==> flow/design.v <==
module float_adder(
    input   clk,
    input   rst,
    input   [31:0]  x,
    input   [31:0]  y,
    output  reg [31:0]  z,
    output  reg [1:0]   overflow  
);
    reg [24:0] m_x, m_y, m_z;
    reg [27:0] m_x_ext, m_y_ext, m_z_ext;
    reg [7:0] e_x, e_y, e_z;
    reg [2:0] s_x, s_y, s_z;
    reg [2:0] state_now;
    parameter S_start = 3'b000;
    parameter S_align = 3'b001;
    parameter S_add = 3'b010;
    parameter S_normal = 3'b011;
    parameter S_overflow = 3'b100;
    parameter S_zerocheck = 3'b101;
    parameter S_IDLE = 3'b110;
    wire [5:0] shift_bit;
    FHB32 fhb32_x(
        .x({4'b0, m_z_ext}),
        .high_bit(shift_bit)
    );
    always @(posedge clk or negedge rst) begin
        if (!rst) begin
            state_now <= S_start;
        end
        else begin
            case(state_now)
                S_start: begin
                    if ((x[30:23] == 8'd255 && x[22:0] != 0) || (y[30:23] == 8'd255 && y[22:0] != 0))
                        state_now <= S_overflow;
                    else if ((x[30:23] == 8'd255 && x[22:0] == 0) || (y[30:23] == 8'd255 && y[22:0] == 0))
                        state_now <= S_overflow;
                    else
                        state_now <= S_zerocheck;
                end
                S_zerocheck: begin
                    if ((m_x[22:0] == 0 && e_x == 8'b0) || (m_y[22:0] == 0 && e_y == 8'b0))
                        state_now <= S_overflow;
                    else
                        state_now <= S_align;
                end
                S_align: state_now <= S_add;
                S_add: begin
                    if (s_x != s_y && m_x_ext == m_y_ext)
                        state_now <= S_overflow;
                    else
                        state_now <= S_normal;
                end
                S_normal: state_now <= S_overflow;
                default: state_now <= S_IDLE;
            endcase
        end
    end
    always @(posedge clk) begin
        case(state_now)
            S_start: begin
                e_x <= x[30:23];
                e_y <= y[30:23];
                m_x <= {2'b01, x[22:0]};  
                m_y <= {2'b01, y[22:0]};
                s_x <= {2'b0, x[31]};
                s_y <= {2'b0, y[31]};
                if ((x[30:23] == 8'd255 && x[22:0] != 0) || (y[30:23] == 8'd255 && y[22:0] != 0)) begin
                    overflow <= 2'b11;
                    s_z <= 3'd1;
                    e_z <= 8'd255;
                    m_z <= 25'h7fffff;
                end
                else if ((x[30:23] == 8'd255 && x[22:0] == 0) || (y[30:23] == 8'd255 && y[22:0] == 0)) begin
                    overflow <= 2'b11;
                    s_z <= {2'b0, x[31]};
                    e_z <= 8'd255;
                    if ((x[30:23] == 8'd255 && x[22:0] == 0) && (y[30:23] == 8'd255 && y[22:0] == 0) && x[31] != y[31]) begin
                        m_z <= 25'h7fffff;
                    end else begin
                        m_z <= 25'b0;
                    end
                end
                else begin
                    overflow <= 2'b00;
                end
            end
            S_zerocheck: begin
                if (m_x[22:0] == 0 && e_x == 8'b0) begin
                    s_z <= s_y;
                    e_z <= e_y;
                    m_z <= m_y;
                end
                else if (m_y[22:0] == 0 && e_y == 8'b0) begin
                    s_z <= s_x;
                    e_z <= e_x;
                    m_z <= m_x;
                end
            end
            S_align: begin
                if (e_x == e_y) begin
                    e_z <= e_x;
                    m_x_ext <= {m_x[23:0], 3'b0};
                    m_y_ext <= {m_y[23:0], 3'b0};
                end else if (e_x < e_y) begin
                    e_z <= e_y;
                    m_x_ext <= {m_x >> (e_y - e_x), 3'b0};
                    m_y_ext <= {m_y[23:0], 3'b0};
                end else begin
                    e_z <= e_x;
                    m_x_ext <= {m_x[23:0], 3'b0};
                    m_y_ext <= {m_y >> (e_x - e_y), 3'b0};
                end
            end
            S_add: begin
                if (s_x == s_y) begin
                    m_z_ext <= m_x_ext + m_y_ext;
                    s_z <= s_x;
                end else begin
                    if (m_x_ext < m_y_ext) begin
                        m_z_ext <= m_y_ext - m_x_ext;
                        s_z <= s_y;
                    end else if (m_x_ext > m_y_ext) begin
                        m_z_ext <= m_x_ext - m_y_ext;
                        s_z <= s_x;
                    end else begin
                        m_z <= 25'd0;
                        e_z <= 8'd0;
                        s_z <= 3'd0;
                    end
                end
            end
            S_normal: begin
                if (m_z_ext[27] == 1'b1) begin
                    if (e_z == 8'd254) begin
                        s_z <= s_x;
                        e_z <= 8'd255;
                        m_z <= 0;
                        overflow <= 2'b01;
                    end else begin
                        m_z <= {1'b0, m_z_ext[26:4]};
                        e_z <= e_z + 8'b1;
                    end
                end else begin
                    if (m_z_ext[26] == 1'b0 && e_z >= 1) begin
                        m_z <= (m_z_ext << (6'd26 - shift_bit)) >> 3;
                        e_z <= e_z + shift_bit - 6'd26;
                    end
                    else begin
                        m_z <= m_z_ext[27:3];
                    end
                end
            end
            S_overflow: begin
                z <= {s_z[0], e_z[7:0], m_z[22:0]};
            end
            default: ;
        endcase
    end
endmodule
module FHB32(
    input [31:0] x,
    output reg [5:0] high_bit
);
    integer i;
    always @(*) begin
        high_bit = 0;
        for (i = 0; i < 32; i = i + 1)
            if (x[i] == 1'b1) high_bit = i[5:0];
    end
endmodule
Reports on float_adder
The steps from the RTL of float_adder to its reports follow in flow order. Lines are those of the file above, counted from 1. Operators: Yosys type, input widths -> output width; for muxes data width and select width s. Library cell names are shortened. A cell with -- has no value.

Top: float_adder. Clock: clk. Cell library: sky130hd. Library corner: tt_025C_1v80.

Elaborated design
Counts by Yosys on the flattened word-level netlist (proc, flatten, opt, wreduce; memories kept). Register bits leave out memories and registers merged into their read ports (data or address). Print and check cells are left out. Cells with the same type and inputs are merged into one.

For shift operators the number is 3. The figure for bitwise logic cells is 2. For muxes and demuxes the number is 79. The entry for divide/modulo/power cells reads 0. Magnitude comparators: 4. Under multiply operators stands 0. The entry for $add $sub $neg reads 9. The figure for eq/ne operators is 21. Reductions and logical operators: 33.

Operators by type and width (number): $mux 23 (11); $mux 6 (26); $mux 26 (4); $mux 8 (12); $logic_not 23->1 (4); $pmux 23 s4 (1); $mux 28 (3); $sub 28x28->28 (2); $shr 24x8->25 (2); $reduce_bool 23->1 (2); $pmux 8 s5 (1); $add 28x28->28 (1); $gt 28x28->1 (1); $lt 28x28->1 (1); $eq 28x28->1 (1); $shl 28x6->26 (1); $eq 8x8->1 const B (3); $sub 8x8->8 (2); $logic_not 8->1 (2); $pmux 3 s5 (1); $mux 1 (12); $logic_and 1x1->1 (10); $ne 2x2->1 const B (5); $ne 3x3->1 const B (3); $add 8x1->8 const B (1); $ge 8x1->1 const B (1); $sub 8x5->8 const B (1); $add 8x6->8 (1).

Not listed: further kinds 25, cells in them 36.

For memories the number is 0. The figure for register bits is 217. Under RAM bits stands 0. Under word width x clocked read ports stands 0. Under latch bits stands 0. The figure for ROM bits is 0.

Longest topological paths
Yosys ltp: most cells in a row. Word level: on the elaborated netlist, between registers, memories and ports. Mapped: between sequential cells and ports; inverters and the memories' decode and read muxes count.

Under word-level depth stands 32. The entry for ABC_AREA reads 0. Under depth in mapped cells stands 20.

Netlist
The flow's flattened synthesis, as Yosys stat reports it; memories are mapped. The netlist is that of the ABC_AREA named above (0 if unset); the other value can give another one. Totals and module areas in this step are rounded.

Cell types: edfxtp_1 (number 203, total area 6.1E+03 µm²); ha_1 (number 107, total area 1.34E+03 µm²); a21oi_1 (number 173, total area 865.83 µm²); nor2_1 (number 179, total area 671.894 µm²); nand2_1 (number 167, total area 626.851 µm²); o21ai_0 (number 113, total area 565.542 µm²); mux4_2 (number 22, total area 495.475 µm²); mux2i_1 (number 49, total area 490.47 µm²); inv_1 (number 125, total area 469.2 µm²); mux2_2 (number 36, total area 405.389 µm²); clkbuf_1 (number 94, total area 352.838 µm²); a21o_1 (number 36, total area 270.259 µm²); nor4_1 (number 41, total area 256.496 µm²); xnor2_1 (number 28, total area 245.235 µm²); nor3_1 (number 48, total area 240.23 µm²); a211oi_1 (number 27, total area 202.694 µm²); o211ai_1 (number 27, total area 202.694 µm²); nand3_1 (number 30, total area 150.144 µm²).

Other cell types: 74; their cells: 399.

The entry for flip-flop cells reads 209. Cell area after synthesis: 17300 µm². For cell count the number is 1904.

The figures by module come from a second, unflattened synthesis with its own total; it is not the netlist above.

The entry for cells (unflattened synthesis) reads 1831. The entry for area total of the unflattened synthesis reads 16800 µm².

Rows give one instance, submodules left out.

Modules: float_adder (area 16400 µm², cells 1769, instances 1, seq. area 6250 µm²); FHB32 (area 364 µm², cells 62, instances 1, seq. area 0.0 µm²).

Path before layout
OpenSTA on the mapped netlist: ideal clock, no wires. The path of least setup slack (recovery checks aside). Input and output delay are each 20% of the period. Register names are those of the netlist, which keeps one name where synthesis merged equal registers.

Path kind: register -> register. From: register m_y_ext[11]. To: register e_z[0]. The figure for launch time at the first pin is 0.000 ns. The figure for data arrival time is 4.586 ns. Under setup time stands 0.419 ns. For clock period the number is 5.0 ns. Under required time stands 4.581 ns. For buffers on the path the number is 2. For slack the number is -0.005 ns. The figure for path delay is 5.005 ns. The figure for stages on the path is 12. The figure for synthesis period reached is 5.005 ns.

"path delay" is the arrival time less input delay plus setup time. "stages on the path" counts driving pins, that of a launching flip-flop among them; a cell with two outputs on the path counts twice. "synthesis period reached" is the clock period less the worst setup slack; recovery checks do not enter. This is arithmetic on one report: input and output delays are still those of the set period (20% each). Between the ends stands the longest chain of elaborated cells between them, by number of cells; it is not shown to be the way that was timed. Of several equally long chains one is given. Each line given opens the expression or statement behind the cell; cells for indexed reads and writes are added by Yosys, which also makes memories of some case tables. At most two assigning lines are given for a register; there are more. The path ends at the enable pin of a flip-flop; only ways to that pin are counted.

Cells stage by stage: edfxtp_1 -> ha_1 -> clkbuf_1 -> a211oi_1 -> nor2b_1 -> o31ai_1 -> o211ai_1 -> a31o_2 -> nand2_1 -> buf_2 -> a31oi_1 -> a2111oi_0. The figure for length of the longest elaborated chain is 3.

RTL lines, path after synthesis: from (decl) (line 10) `reg [27:0] m_x_ext, m_y_ext, m_z_ext;`; from (assign) (line 103) `m_y_ext <= {m_y[23:0], 3'b0};`; from (assign) (line 107) `m_y_ext <= {m_y[23:0], 3'b0};`; $gt 28x28->1 (line 122) `end else if (m_x_ext > m_y_ext) begin`; $ne 2x2->1; $reduce_and 7->1; to (assign) (line 105) `e_z <= e_y;`; to (assign) (line 109) `e_z <= e_x;`; to (decl) (line 11) `reg [7:0] e_x, e_y, e_z;`.

Worst path after layout
Path of least setup slack in the final report of flow run A (OpenROAD, finished layout, wires in). Where an end is a register, its clock arrival counts in the times.

Path kind: register -> register. From: register e_x[0]. To: register m_y_ext[16]. Under required time stands 4.62 ns. For clock period the number is 4.22 ns. The figure for launch time at the first pin is 0.54 ns. The figure for stages on the path is 15. The figure for data arrival time is 4.35 ns. Under setup time stands 0.14 ns. For buffers on the path the number is 1. For slack the number is 0.27 ns.

Between the ends stands the longest chain of elaborated cells between them, by number of cells; it is not shown to be the way that was timed. Of several equally long chains one is given. At most two assigning lines are given for a register; there are more.

Cells stage by stage: edfxtp_1 -> inv_1 -> ha_2 -> inv_1 -> fa_1 -> a21o_1 -> a21oi_1 -> nor2b_1 -> o21ai_0 -> o21ai_0 -> o211ai_1 -> nor3_2 -> buf_4 -> nor3_1 -> a221o_1. The figure for length of the longest elaborated chain is 4.

RTL lines, path post-layout: from (decl) (line 11) `reg [7:0] e_x, e_y, e_z;`; from (assign) (line 61) `e_x <= x[30:23];`; $sub 8x8->8 (line 111) `m_y_ext <= {m_y >> (e_x - e_y), 3'b0};`; $shr 24x8->25 (line 111); $mux 26 (line 104) `end else if (e_x < e_y) begin`; $mux 26 (line 100) `if (e_x == e_y) begin`; to (assign) (line 103) `m_y_ext <= {m_y[23:0], 3'b0};`; to (assign) (line 107) `m_y_ext <= {m_y[23:0], 3'b0};`; to (decl) (line 10) `reg [27:0] m_x_ext, m_y_ext, m_z_ext;`.

Ticket comment

Measured results for float_adder: 4 stored runs of the Yosys and OpenROAD flow on sky130hd. The settings differ; the order carries no meaning. The constraints put input and output delay at 20% of the set period each and load the outputs with 0.01 pF. By "achieved clock period" is meant the clock period of the run minus its worst setup slack. This is arithmetic on one report: input and output delays are still those of the set period (20% each). "worst setup path time" = time allowed to the worst setup path (clock period - input delay - output delay, where it has them) - its slack; a late launch clock adds to it, a late capture clock takes from it. "overall power": no workload was simulated; the value follows from the tool's default switching activity. Measured values are rounded.

Flow run A has these settings: CORE_UTILIZATION 40; period_ns 4.22; CAP_MARGIN 20; CORE_MARGIN 2; SLEW_MARGIN 20. The overall power comes to 0.00916 W. For the setup slack of the worst path the run shows 0.272 ns. The area inside the die boundary comes to 44800 µm². The measured achieved clock period is 3.948 ns. For the utilization of the finished layout the run shows 46.6%. For the standard-cell area after layout the run shows 20000 µm². For the area of the synthesized netlist the run shows 17300 µm². The measured total negative slack is 0.000 ns. The worst hold slack after layout is 0.417 ns. The measured worst setup path time is 3.95 ns. Critical path kind: register -> register.

Flow run B has these settings: ABC_AREA 1; CELL_PAD_IN_SITES_DETAIL_PLACEMENT 2; CELL_PAD_IN_SITES_GLOBAL_PLACEMENT 2; CORE_UTILIZATION 51; CTS_CLUSTER_DIAMETER 201; MAX_ROUTING_LAYER met5; PLACE_DENSITY_LB_ADDON 0.29; TNS_END_PERCENT 100; period_ns 5.51; CAP_MARGIN 20; CORE_MARGIN 2; SLEW_MARGIN 20. Outcome: not finished: placement ended with error FLW-0024.

Flow run C has these settings: CELL_PAD_IN_SITES_DETAIL_PLACEMENT 2; CELL_PAD_IN_SITES_GLOBAL_PLACEMENT 2; CORE_ASPECT_RATIO 0.52; CORE_UTILIZATION 34; CTS_CLUSTER_SIZE 79; GPL_ROUTABILITY_DRIVEN 0; GPL_TIMING_DRIVEN 0; HOLD_SLACK_MARGIN 0.26; MAX_ROUTING_LAYER met4; period_ns 5.24; CAP_MARGIN 20; CORE_MARGIN 2; SLEW_MARGIN 20. For the setup slack of the worst path the run shows 0.179 ns. The area inside the die boundary comes to 52700 µm². The worst hold slack after layout is 0.423 ns. The overall power comes to 0.00759 W. The measured achieved clock period is 5.061 ns. The measured total negative slack is 0.000 ns. For the standard-cell area after layout the run shows 19900 µm². The measured worst setup path time is 5.06 ns. Critical path kind: register -> register. For the utilization of the finished layout the run shows 39.8%. For the area of the synthesized netlist the run shows 17300 µm².

Flow run D has these settings: CELL_PAD_IN_SITES_DETAIL_PLACEMENT 2; CELL_PAD_IN_SITES_GLOBAL_PLACEMENT 1; CORE_ASPECT_RATIO 1.77; CORE_UTILIZATION 33; CTS_CLUSTER_SIZE 74; GPL_ROUTABILITY_DRIVEN 0; GPL_TIMING_DRIVEN 1; MAX_ROUTING_LAYER met4; MIN_ROUTING_LAYER met2; PLACE_DENSITY 0.9; SETUP_SLACK_MARGIN -0.03; TNS_END_PERCENT 25; period_ns 3.97; CAP_MARGIN 20; CORE_MARGIN 2; SLEW_MARGIN 20. Outcome: not finished: routing ended with error GRT-0116.
